==> flow/design.v <==
module data_syn(
    input logic clk_i,
    input logic rst_n_i,
    input logic data_i,
    output logic data_o
);
logic data_a, data_b;
assign data_o = data_b;
always_ff @(posedge clk_i or negedge rst_n_i)
begin
    if (!rst_n_i) begin
        data_a <= 1'b0;
        data_b <= 1'b0;
    end else begin
        data_a <= data_i;
        data_b <= data_a;
    end
end
endmodule
module edge2en(
    input logic clk_i,
    input logic rst_n_i,
    input logic data_i,
    output logic pos_edge_o,
    output logic neg_edge_o,
    output logic any_edge_o
);
logic data_a, data_b;
assign pos_edge_o = ~data_b & data_a;
assign neg_edge_o = ~data_a & data_b;
assign any_edge_o =  data_a ^ data_b;
always_ff @(posedge clk_i or negedge rst_n_i)
begin
    if (!rst_n_i) begin
        data_a <= 1'b0;
        data_b <= 1'b0;
    end else begin
        data_a <= data_i;
        data_b <= data_a;
    end
end
endmodule
module startup #(
    parameter int W = 32
) (
    input logic clk_i,
    input logic rst_n_i,
    input logic  [4:0] gate_sync_i,
    input logic [W-1:0] gate_shift_i,
    output logic [4:0] gate_en_o
);
logic  [4:0] gate_en;
logic [W-1:0] gate_cnt;
logic        gate_next;
logic        gate_done;
assign gate_en_o = gate_en;
edge2en gate_next_en(
    .clk_i(clk_i),
    .rst_n_i(rst_n_i),
    .data_i(gate_done & (gate_en == gate_sync_i)),
    .pos_edge_o(gate_next)
);
always_ff @(posedge clk_i or negedge rst_n_i)
begin
    if (!rst_n_i) begin
        gate_en   <= 5'b00000;
        gate_cnt  <= {W{1'b0}};
        gate_done <= 1'b0;
    end else begin
        gate_en   <= gate_next ? {gate_en[3:0], (gate_sync_i != 5'b01111)} : gate_en;
        gate_cnt  <= gate_next ? {W{1'b0}} : gate_cnt + 1'b1;
        gate_done <= gate_next ? 1'b0 : (gate_cnt == gate_shift_i) ? 1'b1 : gate_done;
    end
end
endmodule
module measure #(
    parameter int W = 32
) (
    input logic clk_i,
    input logic rst_n_i,
    input logic sig_clk_i,
    input logic        gate_en_i,
    input logic [W-1:0] gate_total_i,
    output logic        reg_wr_en_o,
    output logic [2*W-1:0] reg_wr_data_o,
    output logic gate_sync_o
);
logic sig_clk_s;
logic sig_clk_p;
logic gate_sync;
logic gate_sync_n;
logic        gate_en;
logic [W-1:0] gate_cnt;
logic [W-1:0] sig_clk_cnt;
logic [W-1:0] ref_clk_cnt;
logic        reg_wr_en;
logic [2*W-1:0] reg_wr_data;
assign reg_wr_en_o   = reg_wr_en;
assign reg_wr_data_o = reg_wr_data;
assign gate_sync_o = gate_sync;
data_syn sig_clk_syn(
    .clk_i(clk_i),
    .rst_n_i(rst_n_i),
    .data_i(sig_clk_i),
    .data_o(sig_clk_s)
);
edge2en sig_clk_en(
    .clk_i(clk_i),
    .rst_n_i(rst_n_i),
    .data_i(sig_clk_s),
    .pos_edge_o(sig_clk_p)
);
edge2en gate_sync_en(
    .clk_i(clk_i),
    .rst_n_i(rst_n_i),
    .data_i(gate_sync),
    .neg_edge_o(gate_sync_n)
);
always_ff @(posedge clk_i or negedge rst_n_i)
begin
    if (!rst_n_i) begin
        gate_en  <= 1'b0;
        gate_cnt <= {W{1'b0}};
        gate_sync <= 1'b0;
        sig_clk_cnt <= {W{1'b0}};
        ref_clk_cnt <= {W{1'b0}};
        reg_wr_en   <= 1'b0;
        reg_wr_data <= {(2*W){1'b0}};
    end else begin
        if (gate_sync) begin
            gate_en  <= (gate_cnt == gate_total_i) ? 1'b0 : gate_en;
            gate_cnt <= (gate_cnt == gate_total_i) ? {W{1'b0}} : gate_cnt + 1'b1;
            gate_sync <= (sig_clk_p & ~gate_en) ? 1'b0 : gate_sync;
            sig_clk_cnt <= sig_clk_p ? sig_clk_cnt + 1'b1 : sig_clk_cnt;
            ref_clk_cnt <= ref_clk_cnt + 1'b1;
        end else begin
            gate_en  <= gate_en_i;
            gate_cnt <= {W{1'b0}};
            gate_sync <= (sig_clk_p & gate_en) ? 1'b1 : gate_sync;
            sig_clk_cnt <= reg_wr_en ? {W{1'b0}} : sig_clk_cnt;
            ref_clk_cnt <= reg_wr_en ? {W{1'b0}} : ref_clk_cnt;
        end
        reg_wr_en   <= gate_sync_n;
        reg_wr_data <= gate_sync_n ? {ref_clk_cnt, sig_clk_cnt} : reg_wr_data;
    end
end
endmodule
`timescale 1ns / 1ps
module axi_dfm_v1_0(
    input logic s_axi_aclk,
    input logic s_axi_aresetn,
    input  logic [31:0] s_axi_awaddr,
    input  logic        s_axi_awvalid,
    output logic        s_axi_awready,
    input  logic [31:0] s_axi_wdata,
    input  logic        s_axi_wvalid,
    output logic        s_axi_wready,
    output logic s_axi_bvalid,
    input  logic s_axi_bready,
    input  logic [31:0] s_axi_araddr,
    input  logic        s_axi_arvalid,
    output logic        s_axi_arready,
    output logic [31:0] s_axi_rdata,
    output logic        s_axi_rvalid,
    input  logic        s_axi_rready,
    input  logic signal_in,
    output logic signal_done
);
localparam int W = 16;
logic [4:0] gate_en;
logic [4:0] gate_sync;
logic [W-1:0] gate_shift;
logic [W-1:0] gate_total;
logic     [4:0] raw_wr_en;
logic [2*W-1:0] raw_wr_data[5];
logic           reg_wr_en;
logic [2*W-1:0] reg_wr_data;
logic [2*W-1:0] reg_rd_data;
assign s_axi_awready = s_axi_aresetn && s_axi_awvalid && (!s_axi_bvalid || s_axi_bready);
assign s_axi_wready  = s_axi_aresetn && s_axi_wvalid  && (!s_axi_bvalid || s_axi_bready);
assign s_axi_arready = s_axi_aresetn && s_axi_arvalid && (!s_axi_rvalid || s_axi_rready);
assign signal_done = reg_wr_en;
always_ff @(posedge s_axi_aclk or negedge s_axi_aresetn)
begin
    if (!s_axi_aresetn) begin
        gate_shift <= {W{1'b0}};
        gate_total <= {W{1'b0}};
        reg_rd_data <= {(2*W){1'b0}};
        s_axi_bvalid <= 1'b0;
        s_axi_rvalid <= 1'b0;
        s_axi_rdata <= 32'h0000_0000;
    end else begin
        if (s_axi_awready) begin
            case (s_axi_awaddr[7:0])
                8'h00:
                    gate_shift <= s_axi_wdata[W-1:0];
                8'h04:
                    gate_total <= s_axi_wdata[W-1:0];
                default:
                    reg_rd_data <= reg_wr_data;
            endcase
        end
        if (s_axi_arready) begin
            case (s_axi_araddr[7:0])
                8'h00:
                    s_axi_rdata <= {{(32-W){1'b0}}, gate_shift};
                8'h04:
                    s_axi_rdata <= {{(32-W){1'b0}}, gate_total};
                8'h08:
                    s_axi_rdata <= {{(32-W){1'b0}}, reg_rd_data[W-1:0]};
                8'h0C:
                    s_axi_rdata <= {{(32-W){1'b0}}, reg_rd_data[2*W-1:W]};
                default:
                    s_axi_rdata <= 32'h0000_0000;
            endcase
        end
        s_axi_bvalid <= (s_axi_bvalid & ~s_axi_bready) | s_axi_awready;
        s_axi_rvalid <= (s_axi_rvalid & ~s_axi_rready) | s_axi_arready;
    end
end
startup #(.W(W)) startup(
    .clk_i(s_axi_aclk),
    .rst_n_i(s_axi_aresetn),
    .gate_sync_i(gate_sync),
    .gate_shift_i(gate_shift),
    .gate_en_o(gate_en)
);
genvar i;
generate
    for (i = 0; i < 5; i = i + 1) begin: measure_block
        measure #(.W(W)) measure(
            .clk_i(s_axi_aclk),
            .rst_n_i(s_axi_aresetn),
            .sig_clk_i(signal_in),
            .gate_en_i(gate_en[i]),
            .gate_total_i(gate_total),
            .reg_wr_en_o(raw_wr_en[i]),
            .reg_wr_data_o(raw_wr_data[i]),
            .gate_sync_o(gate_sync[i])
        );
    end
endgenerate
always_ff @(posedge s_axi_aclk or negedge s_axi_aresetn)
begin
    if (!s_axi_aresetn) begin
        reg_wr_en   <= 1'b0;
        reg_wr_data <= {(2*W){1'b0}};
    end else begin
        reg_wr_en <= raw_wr_en[0] | raw_wr_en[1] | raw_wr_en[2] | raw_wr_en[3] | raw_wr_en[4];
        case (raw_wr_en)
            5'b00001:
                reg_wr_data <= raw_wr_data[0];
            5'b00010:
                reg_wr_data <= raw_wr_data[1];
            5'b00100:
                reg_wr_data <= raw_wr_data[2];
            5'b01000:
                reg_wr_data <= raw_wr_data[3];
            5'b10000:
                reg_wr_data <= raw_wr_data[4];
            default:
                reg_wr_data <= reg_wr_data;
        endcase
    end
end
endmodule
; From RTL to reports: axi_dfm_v1_0
; Module axi_dfm_v1_0 before and after one edit of its RTL, step after step.
; "orig" refers to lines of the RTL above, "edited" to lines of the edited file.
; "diff" is "edited" less "orig", of the values as shown.
; Cell names lack the library's common part.
; Not given: -
[inputs]
top = axi_dfm_v1_0
clock = s_axi_aclk
library = sky130hd
pvt_corner = tt_025C_1v80

; The edit
; The edit as a unified diff against the file above.
; This change comes from a script, not from a designer. No optimisation was intended, and the edited design may behave differently.
; begin of diff
@@ -161,5 +161,5 @@
     input  logic        s_axi_arvalid,
     output logic        s_axi_arready,
-    output logic [31:0] s_axi_rdata,
+    output logic [30:0] s_axi_rdata,
     output logic        s_axi_rvalid,
     input  logic        s_axi_rready,
; end of diff

; After elaboration
; Source: Yosys, flattened and elaborated. Widths are those after wreduce. Registers that Yosys merges into a memory's read port (data or address) are not register bits. Print and check cells do not count. Equal cells are merged and count once.
[word_totals]
columns = element, orig, edited, diff
row1 = regBits, 584, 583, -1
row2 = latchBits, 0, 0, 0
row3 = ram_bits, 0, 0, 0
row4 = mem_bits_ro, 0, 0, 0
row5 = clocked_rd_ports_x_width, 0, 0, 0
row6 = mem_count, 0, 0, 0
row7 = wordCells, 234, 234, 0
[op_classes]
columns = element, orig, edited, diff
row1 = add_sub_neg, 16, 16, 0
row2 = mul, 0, 0, 0
row3 = div_mod_pow, 0, 0, 0
row4 = cmp, 0, 0, 0
row5 = n_eq, 27, 27, 0
row6 = n_shift, 0, 0, 0
row7 = muxes, 60, 60, 0
row8 = n_logic, 41, 41, 0
row9 = reduce_logical, 28, 28, 0
[op_table]
columns = operator, orig, edited, diff
row1 = 16-bit 2-to-1 mux, 31, 31, 0
row2 = 1-bit 2-to-1 mux, 27, 27, 0
row3 = 1-bit AND, 20, 20, 0
row4 = 16-bit by 1-bit adder with 16-bit output with constant B, 16, 16, 0
row5 = 1-bit NOT, 15, 15, 0
row6 = 2-bit inequality test with constant B, 8, 8, 0
row7 = 2-bit AND reduction, 8, 8, 0
row8 = 16-bit equality test, 6, 6, 0
row9 = 1-bit logical AND, 6, 6, 0
row10 = 1-bit OR, 6, 6, 0
row11 = 2-bit nonzero test, 6, 6, 0
row12 = 8-bit by 3-bit equality test with 1-bit output with constant B, 2, 2, 0
row13 = 8-bit by 4-bit equality test with 1-bit output with constant B, 2, 2, 0
row14 = 1-bit zero test, 2, 2, 0
row15 = 8-bit zero test, 2, 2, 0
row16 = 1-bit logical OR, 2, 2, 0
row17 = 2-bit by 1-bit inequality test with 1-bit output with constant B, 2, 2, 0
row18 = 5-bit by 1-bit equality test with 1-bit output with constant B, 1, 1, 0
row19 = 5-bit by 2-bit equality test with 1-bit output with constant B, 1, 1, 0
row20 = 5-bit by 3-bit equality test with 1-bit output with constant B, 1, 1, 0
row21 = 5-bit by 4-bit equality test with 1-bit output with constant B, 1, 1, 0
row22 = 5-bit equality test, 1, 1, 0
row23 = 5-bit equality test with constant B, 1, 1, 0
row24 = 5-bit by 4-bit inequality test with 1-bit output with constant B, 1, 1, 0
row25 = 16-bit case mux with 4-bit select, 1, 1, 0
row26 = 32-bit case mux with 5-bit select, 1, 1, 0
row27 = 5-bit nonzero test, 1, 1, 0
row28 = 2-bit OR reduction, 1, 1, 0

; Logic depth
; Depth = most cells in a row (Yosys ltp): at word level without a register or memory, in the mapped netlist without a sequential cell, where the memories' decode and read muxes count.
[depth]
columns = element, orig, edited, diff
row1 = ltp_word, 5, 5, 0
row2 = abc_area, 0, 0, -
row3 = depth_mapped, 8, 8, 0
row4 = ltp_nobuf, 5, 5, 0

; After synthesis
; The flow's flattened synthesis, as Yosys stat reports it; memories are mapped. The netlist is that of the ABC_AREA named above (0 if unset); the other value can give another one.
[by_type]
columns = cell_type, orig, edited, diff
row1 = buf_4, 18, 17, -1
row2 = dfrtp_1, 568, 568, 0
row3 = nand2_1, 201, 201, 0
row4 = mux2_2, 187, 187, 0
row5 = o21ai_0, 169, 169, 0
row6 = nor2_1, 133, 133, 0
row7 = xnor2_1, 121, 121, 0
row8 = clkbuf_1, 114, 114, 0
row9 = inv_1, 96, 96, 0
row10 = nand3_1, 87, 87, 0
row11 = nand4_1, 82, 82, 0
row12 = and3_1, 75, 75, 0
row13 = mux2i_1, 71, 71, 0
row14 = xor2_1, 71, 71, 0
row15 = a21oi_1, 70, 70, 0
row16 = nor3_1, 60, 60, 0
row17 = or3_1, 53, 53, 0
row18 = nor4_1, 44, 44, 0
; The list need not be complete.
[synth_totals]
columns = element, orig, edited, diff
row1 = cell_count, 2497, 2496, -1
row2 = area_um2, 26958.4, 26950.8, -7.6
row3 = ff_cells, 568, 568, 0
row4 = buf_cells, 157, 156, -1
; The figures by module come from a second, unflattened synthesis with its own total; it is not the netlist above.
[unflattened]
columns = element, orig, edited, diff
row1 = cells_unflattened, 2395, 2394, -1
row2 = hier_area_um2, 27596.5, 27589.0, -7.5
; Rows give one instance, submodules left out.
[modules_orig]
columns = module, n_inst, cells, area_um2, seq_area_um2
row1 = measure (W=16), 5, 344, 3875.0, 2077.0
row2 = axi_dfm_v1_0, 1, 470, 5801.8, 2877.8
row3 = startup (W=16), 1, 118, 1219.9, 550.5
row4 = edge2en, 11, 7, 86.3, 50.0
row5 = data_syn, 5, 2, 50.0, 50.0
[modules_edited]
columns = module, n_inst, cells, area_um2, seq_area_um2
row1 = measure (W=16), 5, 344, 3875.0, 2077.0
row2 = axi_dfm_v1_0, 1, 469, 5794.3, 2877.8
row3 = startup (W=16), 1, 118, 1219.9, 550.5
row4 = edge2en, 11, 7, 86.3, 50.0
row5 = data_syn, 5, 2, 50.0, 50.0

; Timing after synthesis
; Path of least setup slack by OpenSTA after synthesis, without wires, with an ideal clock, recovery checks aside; 20% of the period is set as input and as output delay. Where synthesis merged equal registers, the netlist keeps one of their names.
[synth_path]
columns = element, orig, edited, diff
row1 = path_kind, input-to-output, input-to-output, -
row2 = start, in s_axi_rready, in s_axi_rready, -
row3 = end, out s_axi_arready, out s_axi_arready, -
row4 = period_ns, 5.0, 5.0, 0.0
row5 = input_delay_ns, 1.000, 1.000, 0.000
row6 = out_delay_ns, 1.000, 1.000, 0.000
row7 = t_first_pin_ns, 1.000, 1.000, 0.000
row8 = arrival_ns, 1.777, 1.777, 0.000
row9 = required_time_ns, 4.000, 4.000, 0.000
row10 = path_slack_ns, 2.223, 2.223, 0.000
row11 = path_delay_ns, 0.777, 0.777, 0.000
row12 = driving_pins, 4, 4, 0
row13 = n_path_buf, 1, 1, 0
row14 = period_less_setup_slack_ns, 2.777, 2.777, 0.000
; "path_delay_ns" is the arrival time less input delay plus setup time.
; A path that ends at an output port has no setup time.
; "driving_pins" counts driving pins, that of a launching flip-flop among them; a cell with two outputs on the path counts twice.
; "period_less_setup_slack_ns" = period - worst setup slack (recovery checks aside). The figure is calculated, with input and output delays left at 20% of the set period.
; The rows between start and end are the longest chain of elaborated cells between them; the timing report does not say that the signal goes this way. Where chains are equally long, one stands for them.
; A line is the first line of the expression or statement that the cell stems from. Yosys adds cells for indexed reads and writes and turns some case tables into memories.
[synth_via_orig]
cell_sequence = nand2b_1 -> nand3_1 -> clkbuf_1 -> inv_1
elab_chain_len = 2
cells_between = 2
lines_between = 1
classes_between = reduce/logical: 2
[synth_rtl_orig]
columns = element, line
row1 = from (decl), 165  ; input  logic        s_axi_rready,
row2 = 1-bit logical OR, 181  ; assign s_axi_arready = s_axi_aresetn && s_axi_arvalid && (!s_axi_rvalid || s_axi_rready);
row3 = 1-bit logical AND, 181
row4 = to (decl), 162  ; output logic        s_axi_arready,
[synth_via_edited]
cell_sequence = nand2b_1 -> nand3_1 -> clkbuf_1 -> inv_1
elab_chain_len = 2
cells_between = 2
lines_between = 1
classes_between = reduce/logical: 2
[synth_rtl_edited]
columns = element, line
row1 = from (decl), 165  ; input  logic        s_axi_rready,
row2 = 1-bit logical OR, 181  ; assign s_axi_arready = s_axi_aresetn && s_axi_arvalid && (!s_axi_rvalid || s_axi_rready);
row3 = 1-bit logical AND, 181
row4 = to (decl), 162  ; output logic        s_axi_arready,

; Timing after layout
; Path of least setup slack in the final report of each run of pair A (OpenROAD, finished layout, wires in). Where an end is a register, its clock arrival counts in the times.
[layout_path]
columns = element, orig, edited, diff
row1 = path_kind, input-to-output, input-to-output, -
row2 = start, in s_axi_aresetn, in s_axi_aresetn, -
row3 = end, out s_axi_awready, out s_axi_awready, -
row4 = period_ns, 3.55, 3.55, 0.00
row5 = input_delay_ns, 0.71, 0.71, 0.00
row6 = out_delay_ns, 0.71, 0.71, 0.00
row7 = t_first_pin_ns, 0.71, 0.71, 0.00
row8 = arrival_ns, 2.42, 2.34, -0.08
row9 = required_time_ns, 2.84, 2.84, 0.00
row10 = path_slack_ns, 0.42, 0.50, 0.08
row11 = driving_pins, 5, 5, 0
row12 = n_path_buf, 3, 3, 0
; The rows between start and end are the longest chain of elaborated cells between them; the timing report does not say that the signal goes this way. Where chains are equally long, one stands for them.
[layout_via_orig]
cell_sequence = dlygate4sd3_1 -> buf_8 -> nand3_1 -> inv_1 -> clkdlybuf4s50_1
elab_chain_len = 2
cells_between = 2
lines_between = 1
classes_between = reduce/logical: 2
[layout_rtl_orig]
columns = element, line
row1 = from (decl), 151  ; input logic s_axi_aresetn,
row2 = 1-bit logical AND x2, 179  ; assign s_axi_awready = s_axi_aresetn && s_axi_awvalid && (!s_axi_bvalid || s_axi_bready);
row3 = to (decl), 154  ; output logic        s_axi_awready,
[layout_via_edited]
cell_sequence = dlygate4sd3_1 -> buf_8 -> nand3_1 -> inv_1 -> clkdlybuf4s50_1
elab_chain_len = 2
cells_between = 2
lines_between = 1
classes_between = reduce/logical: 2
[layout_rtl_edited]
columns = element, line
row1 = from (decl), 151  ; input logic s_axi_aresetn,
row2 = 1-bit logical AND x2, 179  ; assign s_axi_awready = s_axi_aresetn && s_axi_awvalid && (!s_axi_bvalid || s_axi_bready);
row3 = to (decl), 154  ; output logic        s_axi_awready,

; Layout results
; Runs of the flow (Yosys, OpenROAD) on both versions; the two runs of a pair have the same settings. The constraints put input and output delay at 20% of the set period each and load the outputs with 0.01 pF.
[flow_settings_pair_A]
CORE_UTILIZATION = 40
PLACE_DENSITY = 0.6
period_ns = 3.55
CAP_MARGIN = 20
CORE_MARGIN = 2
SLEW_MARGIN = 20
[measured_pair_A]
columns = element, orig, edited, diff
row1 = ys_area_um2, 26958.4, 26950.8, -7.6
row2 = die_um2, 69487.6, 69469.1, -18.5
row3 = post_route_util_pct, 46.0, 45.8, -0.2
row4 = fin_ws_ns, 0.418, 0.503, 0.085
row5 = tns_ns, 0.000, 0.000, 0.000
row6 = hold_ws_ns, 0.346, 0.348, 0.002
row7 = power_total_mw, 17.891, 17.603, -0.288
[flow_settings_pair_B]
ABC_AREA = 0
CELL_PAD_IN_SITES_DETAIL_PLACEMENT = 1
CORE_ASPECT_RATIO = 0.63
CORE_UTILIZATION = 21
CTS_CLUSTER_SIZE = 83
PLACE_DENSITY_LB_ADDON = 0.05
SETUP_SLACK_MARGIN = 0.89
SLEW_MARGIN = 20
period_ns = 4.61
CAP_MARGIN = 20
CORE_MARGIN = 2
[measured_pair_B]
columns = element, orig, edited, diff
row1 = ys_area_um2, 26958.4, 26950.8, -7.6
row2 = die_um2, 131332.0, 131295.0, -37.0
row3 = post_route_util_pct, 25.0, 25.1, 0.1
row4 = fin_ws_ns, 1.239, 1.174, -0.065
row5 = tns_ns, 0.000, 0.000, 0.000
row6 = power_total_mw, 14.358, 14.413, 0.055
; "power_total_mw" rests on the timing tool's default activity at the inputs, not on a simulated workload.
